==> flow/design.v <==
module OQ1_Stopwatch(AN, Seg, Dot, CLK, Start, RESET);  
	output [3:0] AN;
	output [6:0] Seg;
	output Dot;
	input CLK, Start, RESET;
	parameter R = 2'b00;
    parameter W = 2'b01;
    parameter C = 2'b10;	
	reg  [11:0] divider_ds;
	reg  [5:0]  divider_ms;
	reg  [6:0]  Seg_Temp;
	reg  [3:0]  D3,D2,D1,D0,D_Temp,AN_Temp;
	reg  [1:0]  state,n_state;
	reg         dp;
	wire        RTC_ds,RTC_ms;
	always @(posedge CLK or posedge RESET) begin
	  if(RESET) divider_ms <= 0;
	  else if(divider_ms==32) divider_ms <= 0;
      else divider_ms <= divider_ms + 1;
    end
    assign RTC_ms = ((divider_ms == 32)?1'b1:1'b0);
	always @(posedge CLK or posedge RESET) begin
      if(RESET) divider_ds <= 0;
      else if(divider_ds==3276) divider_ds <= 0;
      else if(state==C) divider_ds <= divider_ds + 1;
    end
    assign RTC_ds = ((divider_ds == 3276)?1'b1:1'b0);
	always@(posedge CLK or posedge RESET) begin
      if(RESET) begin
        state <= R;
        D3 <= 0;
        D2 <= 0;
        D1 <= 0;
        D0 <= 0;
      end else begin
        state <= n_state;
        if(RTC_ds) begin
          if(D0 == 9) begin
            D0 <= 0;
            if(D1 == 9) begin
              D1 <= 0;
              if(D2 == 9) begin
                D2 <= 0;
                if(D3 == 9) begin
                  D3 <= 0;                  
                end else begin
                  D3 <= D3 + 1;
                end                    
              end else begin
                D2 <= D2 + 1;
              end      
            end else begin
              D1 <= D1 + 1;
            end
          end else begin
            D0 <= D0 + 1;
          end
        end      
      end
    end
    always@(*) begin
      case (state)
        R : if(RESET) n_state = R;
            else if(Start && !RESET) n_state = C;
            else n_state = W;
        W : if(RESET) n_state = R;
            else if(Start && !RESET) n_state = C;
            else n_state = W;
        C : if(RESET) n_state = R;
            else n_state = C;        
        default : n_state = R;
      endcase
    end
    always@(posedge CLK or posedge RESET) begin
      if(RESET) begin
        D_Temp  <= 4'b0000;
        AN_Temp <= 4'b1110;
        dp      <= 1'b0;
      end else if(RTC_ms) begin
      case(AN_Temp)
        4'b0111 : begin
                    D_Temp <= D0;
                    AN_Temp <= 4'b1110;
                    dp <= 1;
                  end
        4'b1110 : begin
                    D_Temp <= D1;
                    AN_Temp <= 4'b1101;
                    dp <= 0;
                  end
        4'b1101 : begin
                    D_Temp <= D2;
                    AN_Temp <= 4'b1011;
                    dp <= 1;
                  end
        4'b1011 : begin
                    D_Temp <= D3;
                    AN_Temp <= 4'b0111;
                    dp <= 1;
                  end
      endcase
      end
    end    
    always @(*) begin
        case(D_Temp)
          0 : Seg_Temp=7'b1000000; 
          1 : Seg_Temp=7'b1111001; 
          2 : Seg_Temp=7'b0100100; 
          3 : Seg_Temp=7'b0110000; 
          4 : Seg_Temp=7'b0011001; 
          5 : Seg_Temp=7'b0010010; 
          6 : Seg_Temp=7'b0000010; 
          7 : Seg_Temp=7'b1111000; 
          8 : Seg_Temp=7'b0000000; 
          9 : Seg_Temp=7'b0011000; 
          default : Seg_Temp=7'b0111111; 
      endcase
    end
    assign Seg = Seg_Temp;
    assign AN = AN_Temp;
    assign Dot = dp;
endmodule
Reports on OQ1_Stopwatch
The steps from the RTL of OQ1_Stopwatch to its reports follow in flow order.
Line numbers count from 1 in the design file above.
Operators carry their Yosys type and port widths (W data, S select, Z words).
Cell names lack the library's common part.
{"block": "design", "design": "OQ1_Stopwatch", "clock": "CLK", "lib": "sky130hd", "pvt_corner": "tt_025C_1v80"}

Word level
Yosys after proc, flatten, opt, wreduce and memory -nomap, before mapping. Memory bits, and registers merged into a memory's read port (data or address), are not among the register bits. Print and check cells are not counted. Equal cells are merged and count once.
Yosys's memory passes give these memory sizes; they may raise the number of words (mostly to a power of two), join words into wider ones and drop unused or constant bits.
{"block": "bits", "rom_bits": 112, "output_inout_bits": 12, "memories": 1, "ff_bits": 45, "inputBits": 3, "wordCells": 58}
{"block": "op_classes", "reduce_logical": 13, "equal": 12, "muxes": 16, "n_addsub": 6}
{"block": "mem_list", "name": "(name not given)", "size": 16, "word_bits": 7, "read_ports": 1, "wr": 0, "line_no": 105, "rtl": "case(D_Temp)"}
{"block": "op_table", "cell": "$pmux W4 S4", "count": 2}
{"block": "op_table", "cell": "$eq A4 B4 Y1 const B", "count": 7}
{"block": "op_table", "cell": "$mux W12", "count": 2}
{"block": "op_table", "cell": "$add A4 B1 Y4 const B", "count": 4}
{"block": "op_table", "cell": "$mux W4", "count": 4}
{"block": "op_table", "cell": "$add A12 B1 Y12 const B", "count": 1}
{"block": "op_table", "cell": "$eq A12 B12 Y1 const B", "count": 1}
{"block": "op_table", "cell": "$reduce_and A2 Y1", "count": 3}
{"block": "op_table", "cell": "$add A6 B1 Y6 const B", "count": 1}
{"block": "op_table", "cell": "$eq A6 B6 Y1 const B", "count": 1}
{"block": "op_table", "cell": "$mux W6", "count": 1}
{"block": "op_table", "cell": "$mux W2", "count": 3}
{"block": "op_table", "cell": "$reduce_bool A2 Y1", "count": 2}
{"block": "op_table", "cell": "$eq A4 B3 Y1 const B", "count": 1}
{"block": "op_table", "cell": "$reduce_and A4 Y1", "count": 1}
{"block": "op_table", "cell": "$reduce_bool A4 Y1", "count": 1}
{"block": "op_table", "cell": "$pmux W2 S2", "count": 1}
{"block": "op_table", "cell": "$reduce_and A3 Y1", "count": 1}
{"block": "op_table", "cell": "$reduce_or A3 Y1", "count": 1}
{"block": "op_table", "cell": "$eq A2 B1 Y1 const B", "count": 1}
{"block": "op_table", "cell": "$eq A2 B2 Y1 const B", "count": 1}
{"block": "op_table", "cell": "$logic_not A2 Y1", "count": 1}
{"block": "op_table", "cell": "$reduce_or A2 Y1", "count": 1}
{"block": "op_table", "cell": "$pmux W1 S2", "count": 1}
{"block": "op_table", "cell": "$mux W1", "count": 2}
{"block": "op_table", "cell": "$logic_and A1 B1 Y1", "count": 1}
{"block": "op_table", "cell": "$logic_not A1 Y1", "count": 1}

Logic depth
Yosys ltp: most cells in a row. Word level: on the elaborated netlist, between registers, memories and ports. Mapped: between sequential cells and ports; inverters and the memories' decode and read muxes count.
{"block": "logic_depth", "word_depth": 5, "ABC_AREA": 1, "depth_mapped": 9, "mapped_depth_nobuf": 9}

Synthesis result
Source: synth_stat.txt of the flow (Yosys; design flattened, memories mapped). It holds for the ABC_AREA given above (unset counts as 0); a run with the other value may have another netlist.
{"block": "types", "cell_type": "dfrtp_1", "count": 41, "area_total_um2": 1.03E+03}
{"block": "types", "cell_type": "nand2_1", "count": 110, "area_total_um2": 412.896}
{"block": "types", "cell_type": "nand3_1", "count": 34, "area_total_um2": 170.163}
{"block": "types", "cell_type": "inv_1", "count": 41, "area_total_um2": 153.898}
{"block": "types", "cell_type": "nor2_1", "count": 37, "area_total_um2": 138.883}
{"block": "types", "cell_type": "ha_1", "count": 9, "area_total_um2": 112.608}
{"block": "types", "cell_type": "o21ai_0", "count": 18, "area_total_um2": 90.086}
{"block": "types", "cell_type": "dfstp_2", "count": 3, "area_total_um2": 78.826}
{"block": "types", "cell_type": "xor2_1", "count": 8, "area_total_um2": 70.067}
{"block": "types", "cell_type": "nor3_1", "count": 10, "area_total_um2": 50.048}
{"block": "types", "cell_type": "nand2_4", "count": 4, "area_total_um2": 45.043}
{"block": "types", "cell_type": "nand4_1", "count": 7, "area_total_um2": 43.792}
{"block": "types", "cell_type": "nor2_8", "count": 2, "area_total_um2": 40.038}
{"block": "types", "cell_type": "nor2_2", "count": 5, "area_total_um2": 31.28}
{"block": "types", "cell_type": "inv_2", "count": 8, "area_total_um2": 30.029}
{"block": "types", "cell_type": "o21ai_1", "count": 6, "area_total_um2": 30.029}
{"block": "types", "cell_type": "a21oi_1", "count": 5, "area_total_um2": 25.024}
{"block": "types", "cell_type": "nand2_2", "count": 4, "area_total_um2": 25.024}
Other cell types: 14; their cells: 18.
{"block": "mapped", "ffs": 44, "cell_count": 370, "buffers": 3, "sequential_area_um2": 1104.8, "mapped_area_um2": 2748.9}

Timing after synthesis
OpenSTA on the mapped netlist: ideal clock, no wires. The path of least setup slack (recovery checks aside). Input and output delay are each 20% of the period. Register names are those of the netlist, which keeps one name where synthesis merged equal registers.
{"block": "synth_timing", "kind": "register to output", "startpoint": "register D_Temp[0]", "endpoint": "output Seg[3]", "path_slack_ps": 6872, "path_delay_ps": 1128, "launch_ps": 0, "out_delay_ps": 2000, "t_arrival_ps": 1128, "clock_period_ps": 10000, "stages": 6, "period_less_setup_slack_ps": 3128}
"path_delay_ps" is the arrival time less input delay plus setup time.
At an output port there is no setup time.
"stages": output pins that drive a net of the path, with the launching flip-flop's if there is one; two outputs of one cell count as two.
"period_less_setup_slack_ps" = period - worst setup slack (recovery checks aside). The figure is calculated, with input and output delays left at 20% of the set period.
The rows between start and end are the longest chain of elaborated cells between them; the timing report does not say that the signal goes this way. Where chains are equally long, one stands for them.
Each line given opens the expression or statement behind the cell; cells for indexed reads and writes are added by Yosys, which also makes memories of some case tables.
The chain passes a memory read, where the word-level depth is cut; so it can be longer than that depth.
A register here has more assigning lines than the two given.
{"block": "synth_between", "cell_sequence": "dfrtp_1 inv_1 ha_1 nand2_1 inv_1 o21ai_0", "elab_chain_len": 1, "cells_between": 1, "cone_lines": 1, "classes_between": "memory: 1"}
{"block": "synth_rtl", "item": "start, declared", "line_no": 12, "rtl": "reg [3:0] D3,D2,D1,D0,D_Temp,AN_Temp;"}
{"block": "synth_rtl", "item": "start, assigned", "line_no": 76, "rtl": "D_Temp  <= 4'b0000;"}
{"block": "synth_rtl", "item": "start, assigned", "line_no": 82, "rtl": "D_Temp <= D0;"}
{"block": "synth_rtl", "item": "$mem_v2 Z16 W7", "line_no": 105, "rtl": "case(D_Temp)"}
{"block": "synth_rtl", "item": "end, declared", "line_no": 3, "rtl": "output [6:0] Seg;"}

Worst path after layout
From the final timing report of flow run B: the path of least setup slack in the routed layout; clock arrival at registers is part of the times.
The report prints the path's times to 10 ps; the period is as set.
{"block": "layout_timing", "kind": "register to output", "startpoint": "register D_Temp[0]", "endpoint": "output Seg[4]", "clock_period_ps": 10000, "launch_ps": 300, "path_slack_ps": 6020, "stages": 7, "out_delay_ps": 2000, "t_arrival_ps": 1980}
The rows between start and end are the longest chain of elaborated cells between them; the timing report does not say that the signal goes this way. Where chains are equally long, one stands for them.
The chain passes a memory read, where the word-level depth is cut; so it can be longer than that depth.
A register here has more assigning lines than the two given.
{"block": "layout_between", "cell_sequence": "dfrtp_1 inv_1 ha_1 nand2_1 o21ai_0 o21ai_0 clkdlybuf4s50_1", "elab_chain_len": 1, "cells_between": 1, "cone_lines": 1, "classes_between": "memory: 1"}
{"block": "layout_rtl", "item": "start, declared", "line_no": 12, "rtl": "reg [3:0] D3,D2,D1,D0,D_Temp,AN_Temp;"}
{"block": "layout_rtl", "item": "start, assigned", "line_no": 76, "rtl": "D_Temp  <= 4'b0000;"}
{"block": "layout_rtl", "item": "start, assigned", "line_no": 82, "rtl": "D_Temp <= D0;"}
{"block": "layout_rtl", "item": "$mem_v2 Z16 W7", "line_no": 105, "rtl": "case(D_Temp)"}
{"block": "layout_rtl", "item": "end, declared", "line_no": 3, "rtl": "output [6:0] Seg;"}

Stored flow runs of OQ1_Stopwatch (5 of them; Yosys, OpenROAD, sky130hd). They differ in their settings and are not a sequence. Constraints: input delay and output delay 20% of the set period each, output load 0.01 pF.
"achieved_period_ps" = clock period - worst setup slack. The figure is calculated, with input and output delays left at 20% of the set period.
"worst_path_time_ps" is the time allowed to the run's worst setup path (the clock period less input and output delay, where it has them) less its slack. Clock arrival times count: a late capture clock shortens it, a late launch clock lengthens it.
By "total_power_uw" is meant OpenSTA's value without simulated activity: inputs other than the clock are taken to toggle once in ten clock periods, and the tool carries that through the logic.
"worst_path_time_ps" is known to 10 ps.

{"run": "flow run A", "settings": { "ABC_AREA": 1, "CAP_MARGIN": 0, "CELL_PAD_IN_SITES_GLOBAL_PLACEMENT": 2, "CORE_ASPECT_RATIO": 1.71, "CORE_UTILIZATION": 55, "CTS_CLUSTER_SIZE": 26, "GPL_TIMING_DRIVEN": 0, "HOLD_SLACK_MARGIN": 0.15, "MAX_ROUTING_LAYER": "met4", "MIN_ROUTING_LAYER": "met2", "SETUP_SLACK_MARGIN": 0.46, "SLEW_MARGIN": 25, "TNS_END_PERCENT": 20, "period_ns": 3.04, "CORE_MARGIN": 2 }, "outcome": "not finished: placement ended with error GPL-0301"}
{"run": "flow run B", "settings": { "ABC_AREA": 1, "CAP_MARGIN": 5, "CELL_PAD_IN_SITES_DETAIL_PLACEMENT": 1, "CORE_ASPECT_RATIO": 0.8, "CORE_MARGIN": 4, "CTS_CLUSTER_SIZE": 97, "GPL_TIMING_DRIVEN": 0, "HOLD_SLACK_MARGIN": -0.01, "MAX_ROUTING_LAYER": "met4", "TNS_END_PERCENT": 60, "period_ns": 10.0, "CORE_UTILIZATION": 40, "SLEW_MARGIN": 20 }, "results": { "util_pct": 48.1, "total_negative_slack_ps": 0, "timing.hold.ws_ps": 490, "total_power_uw": 398.9, "final_die_area_um2": 8270.8, "timing.setup.ws_ps": 6015, "finalCellArea_um2": 3143.0, "achieved_period_ps": 3985, "worst_path_time_ps": 1980, "critical_path_kind": "register to output", "yosys.chip_area_um2": 2748.9 }}
{"run": "flow run C", "settings": { "ABC_AREA": 0, "CAP_MARGIN": 15, "CELL_PAD_IN_SITES_DETAIL_PLACEMENT": 2, "CELL_PAD_IN_SITES_GLOBAL_PLACEMENT": 3, "CORE_ASPECT_RATIO": 0.8, "CORE_MARGIN": 8, "CORE_UTILIZATION": 27, "CTS_CLUSTER_SIZE": 97, "GPL_ROUTABILITY_DRIVEN": 0, "GPL_TIMING_DRIVEN": 0, "HOLD_SLACK_MARGIN": -0.01, "MAX_ROUTING_LAYER": "met4", "TNS_END_PERCENT": 60, "period_ns": 10.0, "SLEW_MARGIN": 20 }, "results": { "util_pct": 32.6, "total_negative_slack_ps": 0, "timing.hold.ws_ps": 493, "total_power_uw": 449.4, "final_die_area_um2": 13023.4, "timing.setup.ws_ps": 6019, "finalCellArea_um2": 3094.2, "achieved_period_ps": 3981, "worst_path_time_ps": 1980, "critical_path_kind": "register to output", "yosys.chip_area_um2": 2595.0 }}
{"run": "flow run D", "settings": { "ABC_AREA": 1, "CAP_MARGIN": 0, "CORE_ASPECT_RATIO": 1.71, "CORE_UTILIZATION": 55, "CTS_CLUSTER_SIZE": 26, "GPL_TIMING_DRIVEN": 1, "HOLD_SLACK_MARGIN": 0.15, "MAX_ROUTING_LAYER": "met4", "MIN_ROUTING_LAYER": "met1", "SETUP_SLACK_MARGIN": 0.46, "SLEW_MARGIN": 25, "TNS_END_PERCENT": 20, "period_ns": 3.04, "CORE_MARGIN": 2 }, "results": { "util_pct": 63.4, "total_negative_slack_ps": 0, "timing.hold.ws_ps": 494, "total_power_uw": 1174, "final_die_area_um2": 5599.6, "timing.setup.ws_ps": 606, "finalCellArea_um2": 3035.4, "achieved_period_ps": 2434, "worst_path_time_ps": 1830, "critical_path_kind": "register to output", "yosys.chip_area_um2": 2748.9 }}
{"run": "flow run E", "settings": { "period_ns": 6.16, "CAP_MARGIN": 20, "CORE_MARGIN": 2, "CORE_UTILIZATION": 40, "SLEW_MARGIN": 20 }, "results": { "util_pct": 45.3, "total_negative_slack_ps": 0, "timing.hold.ws_ps": 492, "total_power_uw": 568.2, "final_die_area_um2": 7147.9, "timing.setup.ws_ps": 3008, "finalCellArea_um2": 2857.7, "achieved_period_ps": 3152, "worst_path_time_ps": 1920, "critical_path_kind": "register to output", "yosys.chip_area_um2": 2595.0 }}
